==> flow/design.v <==
`timescale 1ns / 1ps
module D_flipflop(
    input D,
    input clk,
    input en,
    input reset,
	 output reg Q
    );
always @ (posedge clk or negedge reset)
if (!reset)
Q <= 1'b0;
else if (en)
Q <= D;
endmodule
`timescale 1ns / 1ps
module Debouncing(
    input In,
    input clk,
    input en,
	 input rst,
    output X
    );
	 wire temp1,temp2,temp3;
D_flipflop ONE(In,clk,en,rst,temp1),
			  TWO(temp1,clk,en,rst,temp2),
			  Three(temp2,clk,en,rst,temp3);
assign X= temp1 && temp2 && temp3 ;
endmodule
`timescale 1ns / 1ps
module Rising_Edge_Detector(
input LEVEL,
input clk,
input en,
input rst,
output Z
    );
reg [1:0] state, nextState;
parameter ONE=2'b00, ZERO=2'b01, EDGE=2'b10, X = 2'b11 ;
always @ (LEVEL or state)  begin
 case (state)
 ONE: if (LEVEL) nextState = ONE;
	else nextState = ZERO;
 ZERO: if (LEVEL) nextState = EDGE;
	else nextState = ZERO;
 EDGE: if (LEVEL) nextState = ONE;
	else nextState = ZERO;
 default:
	nextState = X;
 endcase
 end
always @ (posedge clk or negedge rst) begin
 if(!rst) state <= ZERO;
 else if (en) state <= nextState;
end
assign Z = (state == EDGE);
endmodule
`timescale 1ns / 1ps
module ClockDivider( clk, tick, rst);
	input clk,rst;
	output tick;
	reg out;
	integer i;
	assign tick = (i >= 3) && !out;
	always@(posedge clk or negedge rst) begin
		if(!rst) begin
			i <= 0;
			out <= 1'b0;
		end
		else begin
				if(i<3)
					i <= i+1;
				else begin
					out <= !out;
					i <= 0;
				end
			end
	end
endmodule
`timescale 1ns / 1ps
module UpCounter_SyncReset(clk, en, rst, Q);
input clk, en, rst;
output reg [1:0] Q;
always @ (posedge clk or negedge rst) begin
	if(!rst)
		Q<=2'b00;  
	else if (en) begin
		if(Q == 2'b11)
			Q<=2'b00;
		else
			Q<=Q+1'b1;
			end
end
endmodule
`timescale 1ns / 1ps
module dec(
	input [5:0] sec,
	input [3:0] min2,
	input [3:0] min1,
	input [3:0] H2,
	input [2:0] H1,
	input condition,
	input [3:0] Amin2,
	input [3:0] Amin1,
	input [3:0] AH2,
	input [1:0] AH1,
	input clk,
	input tick,
	input reset,
	output reg [6:0] out,
	output reg [3:0]selector
	);
	reg [6:0] out_min2;
	reg [6:0] out_min1;
	reg [6:0] out_H2;
	reg [6:0] out_H1;
	reg [6:0] out_Amin2;
	reg [6:0] out_Amin1;
	reg [6:0] out_AH2;
	reg [6:0] out_AH1;
always @ (*)
begin
	 case (min2)
			4'b0000: out_min2=7'b0000001;  
			4'b0001: out_min2=7'b1001111;  
			4'b0010: out_min2=7'b0010010;
			4'b0011: out_min2=7'b0000110; 
			4'b0100: out_min2=7'b1001100; 
			4'b0101: out_min2=7'b0100100;
			4'b0110: out_min2=7'b0100000;  
			4'b0111: out_min2=7'b0001111; 
			4'b1000: out_min2=7'b0000000; 
			4'b1001: out_min2=7'b0000100;
			4'b1010: out_min2=7'b0001000;  
			4'b1111: out_min2=7'b1101010;  
			default: out_min2=7'b1111111;  
		endcase
case (min1)
			4'b0000: out_min1=7'b0000001;  
			4'b0001: out_min1=7'b1001111;  
			4'b0010: out_min1=7'b0010010;
			4'b0011: out_min1=7'b0000110; 
			4'b0100: out_min1=7'b1001100; 
			4'b0101: out_min1=7'b0100100;
			4'b0110: out_min1=7'b0100000;  
			4'b0111: out_min1=7'b0001111; 
			4'b1000: out_min1=7'b0000000; 
			4'b1001: out_min1=7'b0000100;
			4'b1010: out_min1=7'b1110000;  
			4'b1111: out_min1=7'b0001000;  
			default: out_min1=7'b1111111;  
		endcase
		case (H2)
			4'b0000: out_H2=7'b0000001;  
			4'b0001: out_H2=7'b1001111;  
			4'b0010: out_H2=7'b0010010;
			4'b0011: out_H2=7'b0000110; 
			4'b0100: out_H2=7'b1001100; 
			4'b0101: out_H2=7'b0100100;
			4'b0110: out_H2=7'b0100000;  
			4'b0111: out_H2=7'b0001111; 
			4'b1000: out_H2=7'b0000000; 
			4'b1001: out_H2=7'b0000100; 
			4'b1010: out_H2=7'b0010000;  
			4'b1111: out_H2=7'b1110001;  
			default: out_H2=7'b1111111;  
		endcase
		case (H1)
			3'b000: out_H1=7'b0000001;  
			3'b001: out_H1=7'b1001111;  
			3'b010: out_H1=7'b0010010;
			3'b011: out_H1=7'b0100100;		 
			3'b111: out_H1=7'b0001000;		 
			default: out_H1=7'b1111111;  
		endcase
case (Amin2)
			4'b0000: out_Amin2=7'b0000001;  
			4'b0001: out_Amin2=7'b1001111;  
			4'b0010: out_Amin2=7'b0010010;
			4'b0011: out_Amin2=7'b0000110; 
			4'b0100: out_Amin2=7'b1001100; 
			4'b0101: out_Amin2=7'b0100100;
			4'b0110: out_Amin2=7'b0100000;  
			4'b0111: out_Amin2=7'b0001111; 
			4'b1000: out_Amin2=7'b0000000; 
			4'b1001: out_Amin2=7'b0000100;
			default: out_Amin2=7'b1111111;  
		endcase
case (Amin1)
			4'b0000: out_Amin1=7'b0000001;  
			4'b0001: out_Amin1=7'b1001111;  
			4'b0010: out_Amin1=7'b0010010;
			4'b0011: out_Amin1=7'b0000110; 
			4'b0100: out_Amin1=7'b1001100; 
			4'b0101: out_Amin1=7'b0100100;
			4'b0110: out_Amin1=7'b0100000;  
			4'b0111: out_Amin1=7'b0001111; 
			4'b1000: out_Amin1=7'b0000000; 
			4'b1001: out_Amin1=7'b0000100;
			default: out_Amin1=7'b1111111;  
		endcase
		case (AH2)
			4'b0000: out_AH2=7'b0000001;  
			4'b0001: out_AH2=7'b1001111;  
			4'b0010: out_AH2=7'b0010010;
			4'b0011: out_AH2=7'b0000110; 
			4'b0100: out_AH2=7'b1001100; 
			4'b0101: out_AH2=7'b0100100;
			4'b0110: out_AH2=7'b0100000;  
			4'b0111: out_AH2=7'b0001111; 
			4'b1000: out_AH2=7'b0000000; 
			4'b1001: out_AH2=7'b0000100; 
			default: out_AH2=7'b1111111;  
		endcase
		case (AH1)
			2'b00: out_AH1=7'b0000001;  
			2'b01: out_AH1=7'b1001111;  
			2'b10: out_AH1=7'b0010010;	
			default: out_AH1=7'b1111111;  
		endcase
end
wire [1:0] kk;
UpCounter_SyncReset clock_only(clk,tick,reset,kk);
always @(*)
if(condition==1'b1)
	case(kk) 
	2'b00:begin selector= 4'b1110; out=out_Amin2; end
	2'b01:begin selector= 4'b1101; out=out_Amin1; end
	2'b10:begin selector= 4'b1011; out=out_AH2; end
	2'b11:begin selector= 4'b0111; out=out_AH1; end
	endcase	
else
	case(kk) 
	2'b00:begin selector= 4'b1110; out=out_min2; end
	2'b01:begin selector= 4'b1101; out=out_min1; end
	2'b10:begin selector= 4'b1011; out=out_H2; end
	2'b11:begin selector= 4'b0111; out=out_H1; end
	endcase
endmodule
`timescale 1ns / 1ps
module clk1 (
	input clk,
	input rst,
	input clr,
	output rise,
	output reg out);
	integer i;
	assign rise = !clr && (i >= 5) && !out;
	always@(posedge clk or negedge rst) begin
		if(!rst) begin
			i <= 0;
			out <= 1'b0;
		end
		else if(clr) begin
			i <= 0;
			out <= 1'b0;
		end
		else begin
				if(i<5)
					i <= i+1;
				else begin
					out <= !out;
					i <= 0;
				end
			end
	end
endmodule
`timescale 1ns / 1ps
module clk2 (
	input clk,
	input rst,
	input clr,
	output rise,
	output reg out);
	integer i;
	assign rise = !clr && (i >= 799) && !out;
	always@(posedge clk or negedge rst) begin
		if(!rst) begin
			i <= 0;
			out <= 1'b0;
		end
		else if(clr) begin
			i <= 0;
			out <= 1'b0;
		end
		else begin
				if(i<799)
					i <= i+1;
				else begin
					out <= !out;
					i <= 0;
				end
			end
	end
endmodule
`timescale 1ns / 1ps
module clk3 (
	input clk,
	input rst,
	input clr,
	output rise,
	output reg out);
	integer i;
	assign rise = !clr && (i >= 24) && !out;
	always@(posedge clk or negedge rst) begin
		if(!rst) begin
			i <= 0;
			out <= 1'b0;
		end
		else if(clr) begin
			i <= 0;
			out <= 1'b0;
		end
		else begin
				if(i<24)
					i <= i+1;
				else begin
					out <= !out;
					i <= 0;
				end
			end
	end
endmodule
`timescale 1ns / 1ps
module I2s(
	 input CLK,
	 input rst,
	 input enable,
	 output S_CLK,
	 output LR_CLK,
	 output M_CLK,
	 output reg Sin
    );
wire [15:0] data= 16'b1101101101101110;
wire clk1,clk2,clk3;
wire rise1,rise2,rise3;
clk1  five_hundred_500KHz	 (CLK,rst,!enable,rise1,clk1);
clk2  four_4KHz			 	 (CLK,rst,!enable,rise2,clk2);
clk3 thirty_two_times_128KHz(CLK,rst,!enable,rise3,clk3);
assign M_CLK = clk1;
assign LR_CLK = clk2;
assign S_CLK = clk3;
integer i;
always @(posedge CLK or negedge rst)
begin
	if (!rst)
		begin
		i <=0;
		Sin <= 1'b0;
		end
	else if (!enable)
		begin
		i <=0;
		Sin <= 1'b0;
		end
	else if (rise3)
		begin
		Sin<=data[i[3:0]];
		i <= i+1;
		end
end
endmodule
`timescale 1ns / 1ps
module digital_loc(
    input key_a,
    input key_b,
    input key_c,
    input key_d,
    input reset,
	 input clk,
    output [6:0] postion_state,
	 output  [3:0] x,
	 output reg [1:0] Led2,
	 output  [3:0] selector,
	 output reg dot,
	 output S_CLK,
	 output LR_CLK,
	 output M_CLK,
	 output  Sin
    );
	  wire tick;
	 reg [3:0] min2; reg[3:0] min1; reg[2:0] H1; reg [3:0] H2;
	 reg [3:0] A_min2; reg [3:0] A_min1; reg [1:0] A_H1; reg [3:0] A_H2;
	 reg [5:0] sec;
	 ClockDivider twohundredHZ(clk, tick, reset);
	 wire tempa, tempb, tempc, tempd;
	 Debouncing a(key_a,clk,tick,reset,tempa),
					b(key_b,clk,tick,reset,tempb),
					c(key_c,clk,tick,reset,tempc),
					d(key_d,clk,tick,reset,tempd);
	 wire tempAA,tempBB,tempCC,tempDD;
	Rising_Edge_Detector		AA(tempa,clk,tick,reset,tempAA),
									BB(tempb,clk,tick,reset,tempBB),
									CC(tempc,clk,tick,reset,tempCC),
									DD(tempd,clk,tick,reset,tempDD);
integer interal_counter;
reg alarm_sound;
reg [20:0] old_value;
reg condition_alarm;
 reg [3:0] state, nextState;
parameter state_Clock=4'b0001        ,state_Adjust_min2= 4'b0010;
parameter state_Adjust_min1= 4'b0011 ,state_Adjust_H2= 4'b0100;
parameter state_Adjust_H1= 4'b0101   ,state_Adjust_Amin2= 4'b0110;
parameter state_Adjust_Amin1= 4'b0111,state_Adjust_AH2= 4'b1000;
parameter state_Adjust_AH1= 4'b1001  ,state_Pause=4'b1010;
parameter state_Stop_A= 4'b1011      , state_Adjust_X=4'b1111;
assign x = state;
always @(*)
	condition_alarm = (state == state_Adjust_Amin2) || (state == state_Adjust_Amin1) ||
	                  (state == state_Adjust_AH2)   || (state == state_Adjust_AH1);
always @ (*)
if(!tempAA && !tempBB   )
	nextState=state;
else
 case (state)
	state_Clock: begin if(tempAA) nextState = state_Adjust_min2;
	else if(tempBB) nextState =state_Pause;
	else  nextState = state_Clock; end
	state_Pause: begin if(tempBB) nextState=state_Clock;
	else nextState=state_Pause; end
	state_Adjust_min2: begin if(tempAA) nextState= state_Adjust_min1;
	else nextState= state_Clock; end
	state_Adjust_min1: begin if(tempAA) nextState= state_Adjust_H2;
	else nextState= state_Clock; end
	state_Adjust_H2: begin if(tempAA) nextState= state_Adjust_H1;
	else nextState= state_Clock; end
	state_Adjust_H1: begin if(tempAA) nextState= state_Adjust_Amin2;
	else nextState= state_Clock; end
	state_Adjust_Amin2: begin if(tempAA) nextState= state_Adjust_Amin1;
	else nextState= state_Clock; end
	state_Adjust_Amin1: begin if(tempAA) nextState= state_Adjust_AH2;
	else nextState= state_Clock; end
	state_Adjust_AH2:begin if(tempAA) nextState= state_Adjust_AH1;
	else nextState= state_Clock; end
	state_Adjust_AH1:begin if(tempAA) nextState= state_Adjust_min2;
	else nextState= state_Clock; end
 default: nextState = state_Adjust_X;
 endcase
always @ (posedge clk or negedge reset)
begin
	if(!reset)
		state <= state_Clock;
	else if(tick)
		state <= nextState;
end
always @(posedge clk or negedge reset)
	if(!reset )
			begin
				min2<=0;
				min1<=0;
				H1 <=0;
				H2 <=0;
				sec<=0;
				A_min2<=0;
				A_min1<=4'b0000;
				A_H1 <=0;
				A_H2 <=0;
				Led2<=2'b00;
				alarm_sound<=0;
				interal_counter<=0;
				dot<=0;
				old_value<=21'b0;
			end
else if(tick) begin
if(interal_counter<199)
					interal_counter<=interal_counter+1;
else begin
							interal_counter<=0;
							dot<=!dot;
if(state == state_Pause) begin min2<=min2; min1<=min1; H1<=H1; H2<=H2; dot<=0; end   
else if(Led2==2'b11)
							begin
							Led2<=2'b00; alarm_sound<=0; sec<=old_value[5:0];
							min2<=old_value[9:6]; min1<= old_value[13:10]; H2<= old_value[17:14]; H1<= old_value[20:18];
							old_value <=21'b000000000000000000000;
							end
else begin
							if(sec == 6'b111011)
								begin
								sec <= 6'b000000;
								if(min2==4'b1001)
									begin
									min2<=4'b0000;
									if(min1==4'b0101)
										begin
										min1<=4'b0000;
										if( (H1==3'b010) && (H2==4'b0011) )
											begin H1<=3'b000; H2<=4'b0000; end
										else if(H2==4'b1001)
											begin H2<=4'b0000; H1<=H1+1'b1; end
										else
											H2<=H2+1'b1;
										end
									else
										min1<=min1+1'b1;
									end
								else
									min2<=min2+1'b1;
								end
							else
								sec <= sec+1'b1;
							if( (H1==A_H1) && (H2==A_H2) && (min1==A_min1) && (min2==A_min2) && (sec==6'b000000))
								begin
								Led2<=2'b11; alarm_sound<=1;
								old_value <={H1,H2,min1,min2,(sec+1'b1)};
								min2<= 4'b1111; min1<= 4'b1111; H2<= 4'b1111; H1<= 3'b111;
								end
		end
		end
if((state != state_Clock) && (state != state_Pause))
		begin
		dot<=0;
		begin min2<=min2; min1<=min1; H1<=H1; H2<=H2; end
		 if((tempCC==1) && (state == state_Adjust_min2))
			if(min2==4'b1001)
					min2 <= 4'b0000;
			else	min2<=min2+1'b1;
	else if((tempCC==1) && (state == state_Adjust_min1))
			if(min1==4'b0101)
					min1 <= 4'b0000;
			else	min1<=min1+1'b1;
	else if((tempCC==1) && (state == state_Adjust_H2))
			if( H2==4'b1001)
					H2<=4'b0000;
			else
					H2<=H2+1'b1;
	else if((tempCC==1) && (state == state_Adjust_H1))
			if(H1==3'b010)
				H1<=3'b000;
			else	H1<=H1+1'b1;
	else if((tempCC==1) && (state == state_Adjust_Amin2))
			begin
			if(A_min2==4'b1001)
					A_min2 <= 4'b0000;
			else	A_min2<= A_min2+1'b1;
			end
	else if((tempCC==1) && (state == state_Adjust_Amin1))
			begin
			if(A_min1==4'b0101)
					A_min1 <= 4'b0000;
			else	A_min1<=A_min1+1'b1;
			end
	else if((tempCC==1) && (state == state_Adjust_AH2))
			begin
			if( A_H2==4'b1001)
					A_H2<=4'b0000;
			else
					A_H2<=A_H2+1'b1;
			end
	else if((tempCC==1) && (state == state_Adjust_AH1))
			begin
			if(A_H1==2'b10)
				A_H1<=2'b00;
			else	A_H1<=A_H1+1'b1;
			end
if((tempDD==1) && (state == state_Adjust_min2))
			if( min2==0)
					min2<= 4'b1001;
			else
					min2<=min2-1'b1;
	else if((tempDD==1) && (state == state_Adjust_min1))
			if(min1==0)
				min1 <= 4'b0101;
			else
				min1<=min1-1'b1;
	else if((tempDD==1) && (state == state_Adjust_H2))
			if( H2==0)
				H2<=4'b1001;
			else
				H2<=H2-1'b1;
	else if((tempDD==1) && (state == state_Adjust_H1))
			if (H1==0)
				H1 <= 3'b010;
			else
				H1 <= H1-1'b1;
	else if((tempDD==1) && (state == state_Adjust_Amin2))
			begin
			if( A_min2==0)
					A_min2<= 4'b1001;
			else
					A_min2<=A_min2-1'b1;
			end
	else if((tempDD==1) && (state == state_Adjust_Amin1))
			begin
			if(A_min1==0)
				A_min1 <= 4'b0101;
			else
				A_min1<=A_min1-1'b1;
			end
	else if((tempDD==1) && (state == state_Adjust_AH2))
			begin
			if( A_H2==0)
				A_H2<=4'b1001;
			else
				A_H2<=A_H2-1'b1;
			end
	else if((tempDD==1) && (state == state_Adjust_AH1))
			begin
			if (A_H1==0)
				A_H1 <= 2'b10;
			else
				A_H1 <= A_H1-1'b1;
			end
end
end
I2s sound(clk,reset,alarm_sound,S_CLK,LR_CLK,M_CLK,Sin);
dec print_satus(sec,min2,min1,H2,H1,condition_alarm,A_min2, A_min1, A_H2,A_H1,clk,tick,reset, postion_state,selector);
endmodule
## Reports on digital_loc

What the tools print for digital_loc, step after step.
Line numbers count from 1 in the design file above.
Cell names lack the library's common part.
A cell with - has no value.

| inputs | value |
|---|---|
| design top | digital_loc |
| clock | clk |
| library | sky130hd |
| corner | tt_025C_1v80 |

## Word-level counts

Yosys after proc, flatten, opt, wreduce and memory -nomap, before mapping. Memory bits, and registers merged into a memory's read port (data or address), are not among the register bits. Print and check cells are not counted. Equal cells are merged and count once.
Yosys's memory passes give these memory sizes; they may raise the number of words (mostly to a power of two), join words into wider ones and drop unused or constant bits.

| storage and ports | value |
|---|---|
| memory cells | 6 |
| output and inout bits | 22 |
| ROM bits | 672 |
| register bits after elaboration | 283 |

| operators by class | value |
|---|---|
| reductions and logical operators | 76 |
| bitwise logic cells | 3 |
| shifts and indexed selects | 1 |
| equality and inequality tests | 49 |
| magnitude comparators | 7 |
| add/subtract/negate cells | 24 |
| mux-type cells | 180 |

Memory list:

| name | depth | width | read ports | wr ports | RTL line | text |
|---|---|---|---|---|---|---|
| (no name shown) | 16 | 7 | 1 | 0 | 122 | `case (min2)` |
| (no name shown) | 16 | 7 | 1 | 0 | 137 | `case (min1)` |
| (no name shown) | 16 | 7 | 1 | 0 | 152 | `case (H2)` |
| (no name shown) | 16 | 7 | 1 | 0 | 175 | `case (Amin2)` |
| (no name shown) | 16 | 7 | 1 | 0 | 188 | `case (Amin1)` |
| (no name shown) | 16 | 7 | 1 | 0 | 201 | `case (AH2)` |

Operators with widths:

| kind | number |
|---|---|
| two-way mux 4 bit | 87 |
| two-way mux 32 bit | 10 |
| adder 32 x 2 -> 32 bit with constant B | 6 |
| two-way mux 3 bit | 24 |
| parallel mux 7 bit (select 4 bit) | 2 |
| two-way mux 2 bit | 27 |
| two-way mux 21 bit | 2 |
| parallel mux 4 bit (select 10 bit) | 1 |
| parallel mux 7 bit (select 5 bit) | 1 |
| logical AND 1 bit | 34 |
| < comparator 32 x 11 -> 1 bit with constant B | 1 |
| >= comparator 32 x 3 -> 1 bit with constant B | 1 |
| < comparator 32 x 3 -> 1 bit with constant B | 1 |
| < comparator 32 x 4 -> 1 bit with constant B | 1 |
| >= comparator 32 x 6 -> 1 bit with constant B | 1 |
| < comparator 32 x 6 -> 1 bit with constant B | 1 |
| < comparator 32 x 9 -> 1 bit with constant B | 1 |
| equality test 4 bit with constant B | 7 |
| adder 4 x 1 -> 4 bit with constant B | 6 |
| subtractor 4 x 1 -> 4 bit with constant B | 6 |
| equality test 4 x 3 -> 1 bit with constant B | 6 |
| logical NOT 4 bit | 6 |
| parallel mux 7 bit (select 3 bit) | 1 |
| two-way mux 1 bit | 17 |
| indexed select 16 x 4 -> 1 bit with constant A | 1 |
| equality test 2 bit with constant B | 8 |
| parallel mux 4 bit (select 4 bit) | 1 |
| parallel mux 2 bit (select 2 bit) | 4 |

Other operator kinds: 37; their cells: 76.

## Depth

Depth = most cells in a row (Yosys ltp): at word level without a register or memory, in the mapped netlist without a sequential cell, where the memories' decode and read muxes count.

| depth | value |
|---|---|
| word-level depth | 18 |
| ABC_AREA | 0 |
| gate-level depth with buffers | 9 |
| mapped depth without buffers | 8 |

## After synthesis

Source: synth_stat.txt of the flow (Yosys; design flattened, memories mapped). It holds for the ABC_AREA given above (unset counts as 0); a run with the other value may have another netlist.
The area totals of this step are shown rounded.

| synthesis totals | value |
|---|---|
| buffers | 91 |
| cell area after synthesis | 16000 um2 |
| flip-flop cells | 257 |
| mapped cells | 1844 |

Cell types:

| cell | number | total area (um2) |
|---|---|---|
| dfrtp_1 | 252 | 6.31E+03 |
| ha_1 | 72 | 900.864 |
| nor2_1 | 238 | 893.357 |
| xor2_1 | 86 | 753.222 |
| nand2_1 | 185 | 694.416 |
| xnor2_1 | 72 | 630.605 |
| o21ai_0 | 109 | 545.523 |
| a21oi_1 | 89 | 445.427 |
| nand3_1 | 82 | 410.394 |
| inv_1 | 85 | 319.056 |
| clkbuf_1 | 77 | 289.027 |
| nor4_1 | 46 | 287.776 |
| nor3_1 | 49 | 245.235 |
| nand4_1 | 37 | 231.472 |
| mux2i_1 | 23 | 230.221 |
| and3_1 | 36 | 225.216 |
| mux2_2 | 18 | 202.694 |
| and4_1 | 17 | 148.893 |

Not listed: further types 66, cells in them 271.
By module: a second synthesis without flattening, with its own total; a netlist apart from the flattened one above.

| second synthesis, totals | value |
|---|---|
| cells (unflattened synthesis) | 1884 |
| area (unflattened synthesis) | 16720 um2 |

Rows give one instance, submodules left out.

By module:

| module | instances | sequential area (um2) | cells | area (um2) |
|---|---|---|---|---|
| digital_loc | 1 | 2354 | 750 | 6351 |
| clk1 | 1 | 825.8 | 192 | 1838 |
| clk3 | 1 | 825.8 | 189 | 1814 |
| dec | 1 | 0.0 | 268 | 1805 |
| ClockDivider | 1 | 825.8 | 183 | 1774 |
| clk2 | 1 | 825.8 | 193 | 1769 |
| D_flipflop | 12 | 25.0 | 2 | 40.0 |
| Rising_Edge_Detector | 4 | 76.3 | 12 | 120.1 |
| I2s | 1 | 125.1 | 27 | 292.8 |
| UpCounter_SyncReset | 1 | 50.0 | 6 | 88.8 |
| Debouncing | 4 | 0.0 | 1 | 6.3 |

## Path before layout

Source: OpenSTA report_checks on the synthesized netlist (no wires, ideal clock, input and output delay 20% of the period each), path of least setup slack; recovery checks are left aside. Register names are those of the netlist, which keeps one name where synthesis merged equal registers.

| path post-synthesis | value |
|---|---|
| path type | register -> output |
| start point | register print_satus.clock_only.Q[1] |
| end point | output port postion_state[0] |
| output delay | 2000 ps |
| slack | 6079 ps |
| period | 10000 ps |
| arrival time | 1921 ps |
| driving pins on the path | 10 |
| delay of the path | 1921 ps |
| synthesis period reached | 3921 ps |

"delay of the path" is the arrival time less input delay plus setup time.
A path that ends at an output port has no setup time.
"driving pins on the path" counts driving pins, that of a launching flip-flop among them; a cell with two outputs on the path counts twice.
"synthesis period reached" = period - worst setup slack (recovery checks aside). The figure is calculated, with input and output delays left at 20% of the set period.
The rows between start and end are the longest chain of elaborated cells between them; the timing report does not say that the signal goes this way. Where chains are equally long, one stands for them.
A line is the first line of the expression or statement that the cell stems from. Yosys adds cells for indexed reads and writes and turns some case tables into memories.
A register here has more assigning lines than the two given.

| on the way, post-synthesis | value |
|---|---|
| cell sequence | dfrtp_1 inv_1 ha_1 clkbuf_1 inv_1 a21oi_1 o21ai_0 o211a_1 mux4_2 inv_1 |
| length of the longest elaborated chain | 3 |
| elaborated cells on any way between the ends | 7 |

RTL lines, path post-synthesis:

| item | RTL line | text |
|---|---|---|
| start, declared | 82 | `output reg [1:0] Q;` |
| start, assigned | 85 | `Q<=2'b00;` |
| start, assigned | 90 | `Q<=Q+1'b1;` |
| equality test 2 bit | 232 | `case(kk)` |
| parallel mux 7 bit (select 4 bit) | 232 |  |
| two-way mux 7 bit | 224 | `if(condition==1'b1)` |
| end, declared | 370 | `output [6:0] postion_state,` |

## Timing after layout

Path of least setup slack in the final report of run 1 (OpenROAD, finished layout, wires in). Where an end is a register, its clock arrival counts in the times.
The report prints the path's times to 10 ps; the period is as set.

| path after layout | value |
|---|---|
| path type | register -> output |
| start point | register H1[0] |
| end point | output port postion_state[0] |
| period | 7930 ps |
| output delay | 1590 ps |
| driving pins on the path | 9 |
| slack | 2970 ps |
| arrival time | 3380 ps |

The rows between start and end are the longest chain of elaborated cells between them; the timing report does not say that the signal goes this way. Where chains are equally long, one stands for them.
A register here has more assigning lines than the two given.

| on the way, after layout | value |
|---|---|
| cell sequence | dfrtp_1 inv_1 ha_1 nor2b_1 o22ai_1 a222oi_1 mux4_2 inv_1 clkdlybuf4s50_1 |
| length of the longest elaborated chain | 4 |
| elaborated cells on any way between the ends | 8 |

RTL lines, path after layout:

| item | RTL line | text |
|---|---|---|
| start, declared | 381 | `reg [3:0] min2; reg[3:0] min1; reg[2:0] H1; reg [3:0] H2;` |
| start, assigned | 473 | `min2<=old_value[9:6]; min1<= old_value[13:10]; H2<= old_value[17:14]; H1<= old_value[20:18];` |
| start, assigned | 529 | `else H1<=H1+1'b1;` |
| equality test 3 bit | 167 | `case (H1)` |
| parallel mux 7 bit (select 5 bit) | 167 |  |
| parallel mux 7 bit (select 4 bit) | 232 | `case(kk)` |
| two-way mux 7 bit | 224 | `if(condition==1'b1)` |
| end, declared | 370 | `output [6:0] postion_state,` |

Add stored flow runs of digital_loc

Measured data: module digital_loc, platform sky130hd, 4 stored runs of the flow under differing settings, order arbitrary. Input and output delays are each 20% of the period that was set; the output load is 0.01 pF.
"achieved clock period": clock period set for the run, less the worst setup slack. It is reckoned from that one timing run; input and output delays stay at 20% of the period that was set.
"time used up by the worst setup path": the worst setup path's part of the clock period (all of it between registers, 20% less for each end at a port) less its slack. A launch clock that arrives late makes it longer, a capture clock that arrives late makes it shorter.
By "overall power" is meant OpenSTA's value without simulated activity: inputs other than the clock are taken to toggle once in ten clock periods, and the tool carries that through the logic.
"time used up by the worst setup path" is given in steps of 10 ps.
Results are given in rounded form.

## Run 1

==> flow/run.sh <==
#!/bin/bash
# the make line also repeats the synthesis and layout settings of config.mk as NAME=value (left out here)
make -C /OpenROAD-flow-scripts/flow DESIGN_CONFIG=/design/flow/config.mk WORK_HOME=/design/flow/orfs CLKGATE_MAP_FILE= finish
==> flow/config.mk <==
export PLATFORM = sky130hd
export DESIGN_NAME = digital_loc
export DESIGN_NICKNAME = digital_loc
export VERILOG_FILES = /design/flow/design.v
export SDC_FILE = /design/flow/constraint.sdc
export NUM_CORES = 4
export LEC_CHECK = 0
export CAP_MARGIN = 15
export CELL_PAD_IN_SITES_DETAIL_PLACEMENT = 1
export CELL_PAD_IN_SITES_GLOBAL_PLACEMENT = 1
export CORE_ASPECT_RATIO = 0.84
export CORE_MARGIN = 2
export CORE_UTILIZATION = 47
export CTS_CLUSTER_DIAMETER = 32
export GPL_ROUTABILITY_DRIVEN = 1
export GPL_TIMING_DRIVEN = 1
export MAX_ROUTING_LAYER = met5
export MIN_ROUTING_LAYER = met1
export PLACE_DENSITY_LB_ADDON = 0.06
export SLEW_MARGIN = 20
export TNS_END_PERCENT = 75
==> flow/constraint.sdc <==
create_clock -name core_clock -period 7.93 [get_ports {clk}]
set_input_delay 1.5860 -clock core_clock [delete_from_list [all_inputs] [get_ports {clk}]]
set_output_delay 1.5860 -clock core_clock [all_outputs]
set_load 0.01 [all_outputs]

| result of run 1 | value |
|---|---|
| time used up by the worst setup path | 3380 ps |
| class of the worst setup path | register -> output |
| area inside the die boundary | 35540 um2 |
| overall power | 3912 uW |
| setup total negative slack | 0 ps |
| worst setup slack after layout | 2967 ps |
| smallest hold slack | 486 ps |
| achieved clock period | 4963 ps |
| synthesized cell area | 16000 um2 |
| utilization of the finished layout | 56.1 % |
| standard-cell area after layout | 18700 um2 |

## Run 2

==> flow/run.sh <==
#!/bin/bash
# the make line also repeats the synthesis and layout settings of config.mk as NAME=value (left out here)
make -C /OpenROAD-flow-scripts/flow DESIGN_CONFIG=/design/flow/config.mk WORK_HOME=/design/flow/orfs CLKGATE_MAP_FILE= finish
==> flow/config.mk <==
export PLATFORM = sky130hd
export DESIGN_NAME = digital_loc
export DESIGN_NICKNAME = digital_loc
export VERILOG_FILES = /design/flow/design.v
export SDC_FILE = /design/flow/constraint.sdc
export NUM_CORES = 4
export LEC_CHECK = 0
export CAP_MARGIN = 20
export CORE_MARGIN = 2
export CORE_UTILIZATION = 40
export SLEW_MARGIN = 20
==> flow/constraint.sdc <==
create_clock -name core_clock -period 10.0 [get_ports {clk}]
set_input_delay 2.0000 -clock core_clock [delete_from_list [all_inputs] [get_ports {clk}]]
set_output_delay 2.0000 -clock core_clock [all_outputs]
set_load 0.01 [all_outputs]

| result of run 2 | value |
|---|---|
| time used up by the worst setup path | 3240 ps |
| class of the worst setup path | register -> output |
| area inside the die boundary | 41620 um2 |
| overall power | 2235 uW |
| setup total negative slack | 0 ps |
| worst setup slack after layout | 4756 ps |
| smallest hold slack | 481 ps |
| achieved clock period | 5244 ps |
| synthesized cell area | 16000 um2 |
| utilization of the finished layout | 44.7 % |
| standard-cell area after layout | 17730 um2 |

## Run 3

==> flow/run.sh <==
#!/bin/bash
# the make line also repeats the synthesis and layout settings of config.mk as NAME=value (left out here)
make -C /OpenROAD-flow-scripts/flow DESIGN_CONFIG=/design/flow/config.mk WORK_HOME=/design/flow/orfs CLKGATE_MAP_FILE= finish
==> flow/config.mk <==
export PLATFORM = sky130hd
export DESIGN_NAME = digital_loc
export DESIGN_NICKNAME = digital_loc
export VERILOG_FILES = /design/flow/design.v
export SDC_FILE = /design/flow/constraint.sdc
export NUM_CORES = 4
export LEC_CHECK = 0
export CAP_MARGIN = 20
export CORE_MARGIN = 2
export CORE_UTILIZATION = 40
export SLEW_MARGIN = 20
==> flow/constraint.sdc <==
create_clock -name core_clock -period 5.3 [get_ports {clk}]
set_input_delay 1.0600 -clock core_clock [delete_from_list [all_inputs] [get_ports {clk}]]
set_output_delay 1.0600 -clock core_clock [all_outputs]
set_load 0.01 [all_outputs]

| result of run 3 | value |
|---|---|
| time used up by the worst setup path | 3290 ps |
| class of the worst setup path | register -> output |
| area inside the die boundary | 41620 um2 |
| overall power | 4195 uW |
| setup total negative slack | 0 ps |
| worst setup slack after layout | 946 ps |
| smallest hold slack | 482 ps |
| achieved clock period | 4354 ps |
| synthesized cell area | 16000 um2 |
| utilization of the finished layout | 44.7 % |
| standard-cell area after layout | 17730 um2 |

## Run 4

==> flow/run.sh <==
#!/bin/bash
# the make line also repeats the synthesis and layout settings of config.mk as NAME=value (left out here)
make -C /OpenROAD-flow-scripts/flow DESIGN_CONFIG=/design/flow/config.mk WORK_HOME=/design/flow/orfs CLKGATE_MAP_FILE= finish
==> flow/config.mk <==
export PLATFORM = sky130hd
export DESIGN_NAME = digital_loc
export DESIGN_NICKNAME = digital_loc
export VERILOG_FILES = /design/flow/design.v
export SDC_FILE = /design/flow/constraint.sdc
export NUM_CORES = 4
export LEC_CHECK = 0
export ABC_AREA = 0
export CAP_MARGIN = 20
export CORE_ASPECT_RATIO = 0.99
export CORE_MARGIN = 2
export CORE_UTILIZATION = 54
export CTS_CLUSTER_DIAMETER = 323
export GPL_ROUTABILITY_DRIVEN = 0
export GPL_TIMING_DRIVEN = 1
export MAX_ROUTING_LAYER = met4
export MIN_ROUTING_LAYER = met1
export PLACE_DENSITY = 0.51
export SLEW_MARGIN = 5
export TNS_END_PERCENT = 60
==> flow/constraint.sdc <==
create_clock -name core_clock -period 7.23 [get_ports {clk}]
set_input_delay 1.4460 -clock core_clock [delete_from_list [all_inputs] [get_ports {clk}]]
set_output_delay 1.4460 -clock core_clock [all_outputs]
set_load 0.01 [all_outputs]

| result of run 4 | value |
|---|---|
| time used up by the worst setup path | 3320 ps |
| class of the worst setup path | register -> output |
| area inside the die boundary | 31030 um2 |
| overall power | 3091 uW |
| setup total negative slack | 0 ps |
| worst setup slack after layout | 2463 ps |
| smallest hold slack | 482 ps |
| achieved clock period | 4767 ps |
| synthesized cell area | 16000 um2 |
| utilization of the finished layout | 60.5 % |
| standard-cell area after layout | 17610 um2 |
